==> flow/design.v <==
module sort_reg #(parameter DATA_WIDTH =8)(
    input logic clk,
    input logic rst,
    input logic clr,
    input logic GT_in,
    input logic [DATA_WIDTH-1:0] data_in,
    input logic [DATA_WIDTH-1:0] prev_data,
    input logic data_rdy,
    output logic [DATA_WIDTH-1:0] data_out,
    output logic GT
);
logic [DATA_WIDTH-1:0] data_out_d;
logic [DATA_WIDTH-1:0] data_out_q;
assign GT = (data_in >data_out_q);
assign data_out = data_out_q;
always_ff@(posedge clk or posedge rst)begin
    if(rst)begin
        data_out_q <= 'b0;
    end else if(clr) begin
        data_out_q <= 'b0;
    end else begin
        data_out_q <= data_out_d;
    end
end
always_comb begin
    if(data_rdy) begin
        if(GT && GT_in)begin
            data_out_d = prev_data;
        end else if(GT && !GT_in) begin
            data_out_d = data_in;
        end else begin
            data_out_d = data_out_q;
        end
    end else begin
        data_out_d = data_out_q;
    end
end
endmodule
module median_calc #(parameter POPSIZE = 100,DATA_WIDTH = 8)(
    input logic clk,
    input logic rst,
    input logic [DATA_WIDTH-1:0] data_in,
    input logic data_rdy,
    output [DATA_WIDTH-1:0] median,
    output data_vld
);
logic [DATA_WIDTH-1:0] data_out_array[POPSIZE:0];
logic GT_array[POPSIZE:0];
logic [$clog2(POPSIZE):0] counter_d;
logic [$clog2(POPSIZE):0] counter_q;
logic [DATA_WIDTH-1:0] median_d;
logic [DATA_WIDTH-1:0] median_q;
logic data_vld_q;
logic data_vld_d;
logic reg_rst;
logic [DATA_WIDTH-1:0] data_in_d;
logic [DATA_WIDTH-1:0] data_in_q;
logic data_rdy_d;
logic data_rdy_q;
logic reg_rst_d;
logic reg_rst_q;
assign reg_rst = reg_rst_q;
assign data_rdy_d = data_rdy;
assign data_in_d = data_in;
assign GT_array[POPSIZE] = 0;
assign data_vld = data_vld_q;
assign median = median_q;
genvar i;
generate
  for (i = 0; i < POPSIZE; i++) begin : instance_gen
    if (i == 0) begin
      sort_reg #(
        .DATA_WIDTH(DATA_WIDTH)
      ) instance_0 (
        .clk(clk),
        .rst(rst),
        .clr(reg_rst),
        .GT_in(1'b0),
        .data_in(data_in),
        .prev_data('b0),
        .data_out(data_out_array[0]),
        .GT(GT_array[0]),
        .data_rdy(data_rdy)
      );
    end else begin
      sort_reg #(
        .DATA_WIDTH(DATA_WIDTH)
      ) instance_i (
        .clk(clk),
        .rst(rst),
        .clr(reg_rst),
        .GT_in(GT_array[i-1]),  
        .data_in(data_in),
        .prev_data(data_out_array[i-1]),  
        .data_out(data_out_array[i]),
        .GT(GT_array[i]),
        .data_rdy(data_rdy)
      );
    end
  end
endgenerate
always_ff@(posedge clk or posedge rst)begin
    if(rst)begin
        counter_q <= 'b0;
        median_q <= 'b0;
        data_vld_q <= 'b0;
        data_in_q <= 'b0;
        data_rdy_q <='b0;
        reg_rst_q <= 'b0;
    end else begin
        data_in_q <=data_in_d;
        data_rdy_q <=data_rdy_d;
        counter_q <= counter_d;
        median_q <= median_d;
        data_vld_q <= data_vld_d;
        reg_rst_q <= reg_rst_d;
    end
end
always_comb begin
    reg_rst_d = 'b0;
        data_vld_d = 'b0;
        counter_d = counter_q;
        median_d = median_q;
        if (counter_q == POPSIZE) begin
            median_d = (POPSIZE % 2 == 0) ? data_out_array[POPSIZE/2 - 1] : data_out_array[POPSIZE/2];
            reg_rst_d = 'b1;
            data_vld_d = 'b1;
            counter_d = 'b0;
        end else if(counter_q == 0) begin
            reg_rst_d ='b0;
        end
        if (data_rdy) begin
            counter_d = counter_q + 1;
        end
    end
endmodule
# Reports on median_calc
# Module median_calc before and after one edit of its RTL, step after step.
# "before" refers to lines of the RTL above, "after" to lines of the edited file.
# "diff": "after" minus "before" as printed here. "rel_change_pct": 100 x difference / "before".
# Operators: Yosys type, input widths -> output width; for muxes data width and select width s.
# Library cell names are shortened.
# A cell with - has no value.
dict set report inputs {
  top_module {median_calc}
  clock {clk}
  lib {sky130hd}
  corner {tt_025C_1v80}
}

# Edit of the RTL
# The edit as a unified diff against the file above.
# A script made this edit. It changes what the design does and was not meant as an optimisation.
# begin of diff
@@ -100,13 +100,6 @@
   end
 endgenerate
-always_ff@(posedge clk or posedge rst)begin
-    if(rst)begin
-        counter_q <= 'b0;
-        median_q <= 'b0;
-        data_vld_q <= 'b0;
-        data_in_q <= 'b0;
-        data_rdy_q <='b0;
-        reg_rst_q <= 'b0;
-    end else begin
+always_ff@(posedge clk)begin
+    begin
         data_in_q <=data_in_d;
         data_rdy_q <=data_rdy_d;
# end of diff

# Word-level counts
# Yosys after proc, flatten, opt, wreduce and memory -nomap, before mapping. Print and check cells are not counted. Equal cells are merged and count once.
# element before after diff rel_change_pct
set bits {}
lappend bits {latchBits 0 0 0 -}
lappend bits {out_inout_bits 9 9 0 0.00}
lappend bits {mem_bits_ro 0 0 0 -}
lappend bits {mem_bits_rw 0 0 0 -}
lappend bits {clocked_rd_ports_x_width 0 0 0 -}
lappend bits {n_memories 0 0 0 -}
lappend bits {in_bits 11 11 0 0.00}
lappend bits {regBits 417 417 0 0.00}
# element before after diff rel_change_pct
set op_classes {}
lappend op_classes {mux 202 201 -1 -0.50}
lappend op_classes {compare 50 50 0 0.00}
lappend op_classes {shift 0 0 0 -}
lappend op_classes {n_eq 1 1 0 0.00}
lappend op_classes {add_sub_neg 1 1 0 0.00}
lappend op_classes {reduce_logical 249 249 0 0.00}
lappend op_classes {div 0 0 0 -}
lappend op_classes {mul 0 0 0 -}
lappend op_classes {logic 0 0 0 -}
# cell before after diff rel_change_pct
set op_table {}
lappend op_table {{$mux 1} 1 0 -1 -100.00}
lappend op_table {{$mux 8} 201 201 0 0.00}
lappend op_table {{$logic_and 1x1->1} 98 98 0 0.00}
lappend op_table {{$gt 8x8->1} 50 50 0 0.00}
lappend op_table {{$reduce_and 2->1} 50 50 0 0.00}
lappend op_table {{$logic_not 1->1} 49 49 0 0.00}
lappend op_table {{$reduce_bool 3->1} 49 49 0 0.00}
lappend op_table {{$reduce_bool 2->1} 3 3 0 0.00}
lappend op_table {{$add 8x1->8 const B} 1 1 0 0.00}
lappend op_table {{$eq 8x7->1 const B} 1 1 0 0.00}

# Depth
# Depth = most cells in a row (Yosys ltp): at word level without a register or memory, in the mapped netlist without a sequential cell, where the memories' decode and read muxes count.
# element before after diff rel_change_pct
set depth {}
lappend depth {depth_word 7 7 0 0.00}
lappend depth {ABC_AREA 0 0 - -}
lappend depth {ltp_mapped 12 11 -1 -8.33}
lappend depth {mapped_depth_nobuf 8 8 0 0.00}

# Mapped cells and area
# Source: synth_stat.txt of the flow (Yosys; design flattened, memories mapped). It holds for the ABC_AREA given above (unset counts as 0); a run with the other value may have another netlist.
# cell before after diff rel_change_pct
set types {}
lappend types {clkbuf_1 67 135 68 101.49}
lappend types {nand4b_1 160 112 -48 -30.00}
lappend types {buf_2 81 41 -40 -49.38}
lappend types {nand4_1 141 170 29 20.57}
lappend types {a21oi_4 24 0 -24 -100.00}
lappend types {buf_4 24 0 -24 -100.00}
lappend types {a21oi_2 5 29 24 480.00}
lappend types {dfrtp_1 417 400 -17 -4.08}
lappend types {edfxtp_1 0 16 16 -}
lappend types {mux2i_1 200 208 8 4.00}
lappend types {o2bb2ai_1 192 200 8 4.17}
lappend types {o221ai_1 184 176 -8 -4.35}
lappend types {a22o_1 8 0 -8 -100.00}
lappend types {mux2_2 8 0 -8 -100.00}
lappend types {a32o_1 0 8 8 -}
lappend types {o21ai_0 28 22 -6 -21.43}
lappend types {nor2_1 32 27 -5 -15.62}
lappend types {a21o_1 29 25 -4 -13.79}
# Not every row of either side is listed.
# element before after diff rel_change_pct
set mapped {}
lappend mapped {yosys_area_mm2 0.0302928 0.0298061 -0.0004867 -1.61}
lappend mapped {ff_cells 417 417 0 0.00}
lappend mapped {stdcells 3070 3049 -21 -0.68}
lappend mapped {sequential_area_mm2 0.010435 0.0105101 0.0000751 0.72}
# The figures by module come from a second, unflattened synthesis with its own total; it is not the netlist above.
# element before after diff rel_change_pct
set unflattened {}
lappend unflattened {cells_unflattened 3561 3552 -9 -0.25}
lappend unflattened {hier_area_mm2 0.0360408 0.036022 -0.0000188 -0.05}
# Each row is one instance without its submodules.
# mod mod_area_mm2 cells instances
set modules_before {}
lappend modules_before {{sort_reg (DATA_WIDTH=8)} 0.0007057 70 50}
lappend modules_before {median_calc 0.000757 61 1}
# mod mod_area_mm2 cells instances
set modules_after {}
lappend modules_after {{sort_reg (DATA_WIDTH=8)} 0.0007057 70 50}
lappend modules_after {median_calc 0.0007382 52 1}

# Timing after synthesis
# Source: OpenSTA report_checks on the synthesized netlist (no wires, ideal clock, input and output delay 20% of the period each), path of least setup slack; recovery checks are left aside. Register names are those of the netlist, which keeps one name where synthesis merged equal registers.
# element before after diff rel_change_pct
set synth_timing {}
lappend synth_timing {kind in2reg in2reg - -}
lappend synth_timing {from {in data_in[0]} {in data_in[0]} - -}
lappend synth_timing {to {reg instance_gen[0].genblk1.instance_0.data_out_q[0]} {reg instance_gen[48].genblk1.instance_i.data_out_q[1]} - -}
lappend synth_timing {tclk_ns 3.5 3.5 0.0 0.00}
lappend synth_timing {path_buffers 4 3 -1 -25.00}
lappend synth_timing {setup_slack_ns -0.021 0.124 0.145 -}
lappend synth_timing {delay_ns 2.821 2.676 -0.145 -5.14}
lappend synth_timing {input_delay_ns 0.700 0.700 0.000 0.00}
lappend synth_timing {setup_ns 0.121 0.087 -0.034 -}
lappend synth_timing {path_stages 12 11 -1 -8.33}
lappend synth_timing {arrival_time_ns 3.400 3.289 -0.111 -3.26}
lappend synth_timing {period_less_setup_slack_ns 3.521 3.376 -0.145 -4.12}
# "delay_ns" = arrival - input delay + setup time.
# "path_stages" counts driving pins, that of a launching flip-flop among them; a cell with two outputs on the path counts twice.
# "period_less_setup_slack_ns" is the clock period less the worst setup slack; recovery checks do not enter. This is arithmetic on one report: input and output delays are still those of the set period (20% each).
# The rows between start and end are the longest chain of elaborated cells between them; the timing report does not say that the signal goes this way. Where chains are equally long, one stands for them.
# A line is the first line of the expression or statement that the cell stems from. Yosys adds cells for indexed reads and writes and turns some case tables into memories.
# A register here has more assigning lines than the two given.
dict set report synth_via_before {
  path_cell_list {clkbuf_1 > clkbuf_1 > inv_1 > ha_1 > nor2b_4 > o211ai_2 > a21oi_1 > o32a_1 > buf_6 > and2_4 > buf_6 > a22o_1}
  elab_chain_cells 4
  cells_between 6
  cone_lines 4
  cone_classes {compare (1); mux (3); reduce/logical (2)}
}
# element line
set synth_rtl_before {}
lappend synth_rtl_before {{start, declared} 42} ;# input logic [DATA_WIDTH-1:0] data_in,
lappend synth_rtl_before {{$gt 8x8->1} 14} ;# assign GT = (data_in >data_out_q);
lappend synth_rtl_before {{$mux 8} 29} ;# end else if(GT && !GT_in) begin
lappend synth_rtl_before {{$mux 8} 26} ;# if(data_rdy) begin
lappend synth_rtl_before {{$mux 8} 19} ;# end else if(clr) begin
lappend synth_rtl_before {{end, assigned} 18} ;# data_out_q <= 'b0;
lappend synth_rtl_before {{end, assigned} 22} ;# data_out_q <= data_out_d;
lappend synth_rtl_before {{end, declared} 13} ;# logic [DATA_WIDTH-1:0] data_out_q;
dict set report synth_via_after {
  path_cell_list {clkbuf_1 > inv_1 > ha_1 > and4_1 > nand2_1 > o31a_1 > and2_4 > buf_6 > clkbuf_1 > nand3_1 > o211ai_1}
  elab_chain_cells 7
  cells_between 11
  cone_lines 5
  cone_classes {compare (2); mux (4); reduce/logical (5)}
}
# element line
set synth_rtl_after {}
lappend synth_rtl_after {{start, declared} 42} ;# input logic [DATA_WIDTH-1:0] data_in,
lappend synth_rtl_after {{$gt 8x8->1} 14} ;# assign GT = (data_in >data_out_q);
lappend synth_rtl_after {{$logic_not 1->1} 29} ;# end else if(GT && !GT_in) begin
lappend synth_rtl_after {{$logic_and 1x1->1} 29}
lappend synth_rtl_after {{$mux 8} 29}
lappend synth_rtl_after {{$mux 8} 27} ;# if(GT && GT_in)begin
lappend synth_rtl_after {{$mux 8} 26} ;# if(data_rdy) begin
lappend synth_rtl_after {{$mux 8} 19} ;# end else if(clr) begin
lappend synth_rtl_after {{end, assigned} 18} ;# data_out_q <= 'b0;
lappend synth_rtl_after {{end, assigned} 22} ;# data_out_q <= data_out_d;
lappend synth_rtl_after {{end, declared} 13} ;# logic [DATA_WIDTH-1:0] data_out_q;

# Path in the finished layout
# Path of least setup slack in the final report of the runs of pair A (OpenROAD, finished layout, wires in). Where an end is a register, its clock arrival counts in the times.
# element before after diff rel_change_pct
set layout_timing {}
lappend layout_timing {kind reg2out in2reg - -}
lappend layout_timing {from {reg data_vld_q} {in data_in[0]} - -}
lappend layout_timing {to {out data_vld} {reg instance_gen[41].genblk1.instance_i.data_out_q[5]} - -}
lappend layout_timing {setup_ns - 0.15 - -}
lappend layout_timing {path_stages 2 10 8 400.00}
lappend layout_timing {input_delay_ns - 0.70 - -}
lappend layout_timing {out_delay_ns 0.70 - - -}
lappend layout_timing {setup_slack_ns 0.63 0.67 0.04 -}
lappend layout_timing {tclk_ns 3.5 3.5 0.0 0.00}
lappend layout_timing {path_buffers 1 2 1 100.00}
lappend layout_timing {arrival_time_ns 2.17 3.31 1.14 52.53}
# The rows between start and end are the longest chain of elaborated cells between them; the timing report does not say that the signal goes this way. Where chains are equally long, one stands for them.
# A register here has more assigning lines than the two given.
dict set report layout_via_before {
  path_cell_list {dfrtp_4 > clkdlybuf4s50_1}
  elab_chain_cells 0
  cells_between 0
  cone_lines 0
}
# element line
set layout_rtl_before {}
lappend layout_rtl_before {{start, declared} 53} ;# logic data_vld_q;
lappend layout_rtl_before {{start, assigned} 106} ;# data_vld_q <= 'b0;
lappend layout_rtl_before {{start, assigned} 115} ;# data_vld_q <= data_vld_d;
lappend layout_rtl_before {{end, declared} 45} ;# output data_vld
dict set report layout_via_after {
  path_cell_list {buf_2 > clkinv_2 > buf_4 > ha_1 > nor2b_1 > o211ai_1 > a21oi_1 > o22a_1 > and2_0 > o221ai_1}
  elab_chain_cells 7
  cells_between 11
  cone_lines 5
  cone_classes {compare (2); mux (4); reduce/logical (5)}
}
# element line
set layout_rtl_after {}
lappend layout_rtl_after {{start, declared} 42} ;# input logic [DATA_WIDTH-1:0] data_in,
lappend layout_rtl_after {{$gt 8x8->1} 14} ;# assign GT = (data_in >data_out_q);
lappend layout_rtl_after {{$logic_not 1->1} 29} ;# end else if(GT && !GT_in) begin
lappend layout_rtl_after {{$logic_and 1x1->1} 29}
lappend layout_rtl_after {{$mux 8} 29}
lappend layout_rtl_after {{$mux 8} 27} ;# if(GT && GT_in)begin
lappend layout_rtl_after {{$mux 8} 26} ;# if(data_rdy) begin
lappend layout_rtl_after {{$mux 8} 19} ;# end else if(clr) begin
lappend layout_rtl_after {{end, assigned} 18} ;# data_out_q <= 'b0;
lappend layout_rtl_after {{end, assigned} 22} ;# data_out_q <= data_out_d;
lappend layout_rtl_after {{end, declared} 13} ;# logic [DATA_WIDTH-1:0] data_out_q;

# Flow runs
# Runs of the flow (Yosys, OpenROAD) on both versions; the two runs of a pair have the same settings. The constraints put input and output delay at 20% of the set period each and load the outputs with 0.01 pF.
dict set report flow_settings_pair_A {
  CORE_UTILIZATION 40
  PLACE_DENSITY 0.6
  period_ns 3.5
  CAP_MARGIN 20
  CORE_MARGIN 2
  SLEW_MARGIN 20
}
# element before after diff rel_change_pct
set measured_pair_A {}
lappend measured_pair_A {fin_tns_ns 0.000 0.000 0.000 -}
lappend measured_pair_A {achieved_clock_period_ns 2.873 2.830 -0.043 -1.50}
lappend measured_pair_A {yosys.chip_area_mm2 0.0302928 0.0298061 -0.0004867 -1.61}
lappend measured_pair_A {power_mw 27.202 27.448 0.246 0.90}
lappend measured_pair_A {final_die_area_mm2 0.0779498 0.0767152 -0.0012346 -1.58}
lappend measured_pair_A {cell_area_final_mm2 0.0334208 0.0332043 -0.0002165 -0.65}
lappend measured_pair_A {ws_setup_ns 0.627 0.670 0.043 -}
dict set report flow_settings_pair_B {
  CORE_UTILIZATION 19
  GPL_TIMING_DRIVEN 1
  MAX_ROUTING_LAYER {met4}
  PLACE_DENSITY 0.83
  SETUP_SLACK_MARGIN 0.47
  period_ns 3.55
  CAP_MARGIN 20
  CORE_MARGIN 2
  SLEW_MARGIN 20
}
# element before after diff rel_change_pct
set measured_pair_B {}
lappend measured_pair_B {fin_tns_ns 0.000 0.000 0.000 -}
lappend measured_pair_B {achieved_clock_period_ns 2.955 2.701 -0.254 -8.60}
lappend measured_pair_B {yosys.chip_area_mm2 0.0302928 0.0298061 -0.0004867 -1.61}
lappend measured_pair_B {power_mw 27.691 28.073 0.382 1.38}
lappend measured_pair_B {final_die_area_mm2 0.162647 0.16006 -0.002587 -1.59}
lappend measured_pair_B {cell_area_final_mm2 0.0356805 0.0356967 0.0000162 0.05}
lappend measured_pair_B {ws_setup_ns 0.595 0.849 0.254 -}
# "achieved_clock_period_ns" = clock period - worst setup slack. The figure is calculated, with input and output delays left at 20% of the set period.
# "power_mw": no workload was simulated; the value follows from the tool's default switching activity.
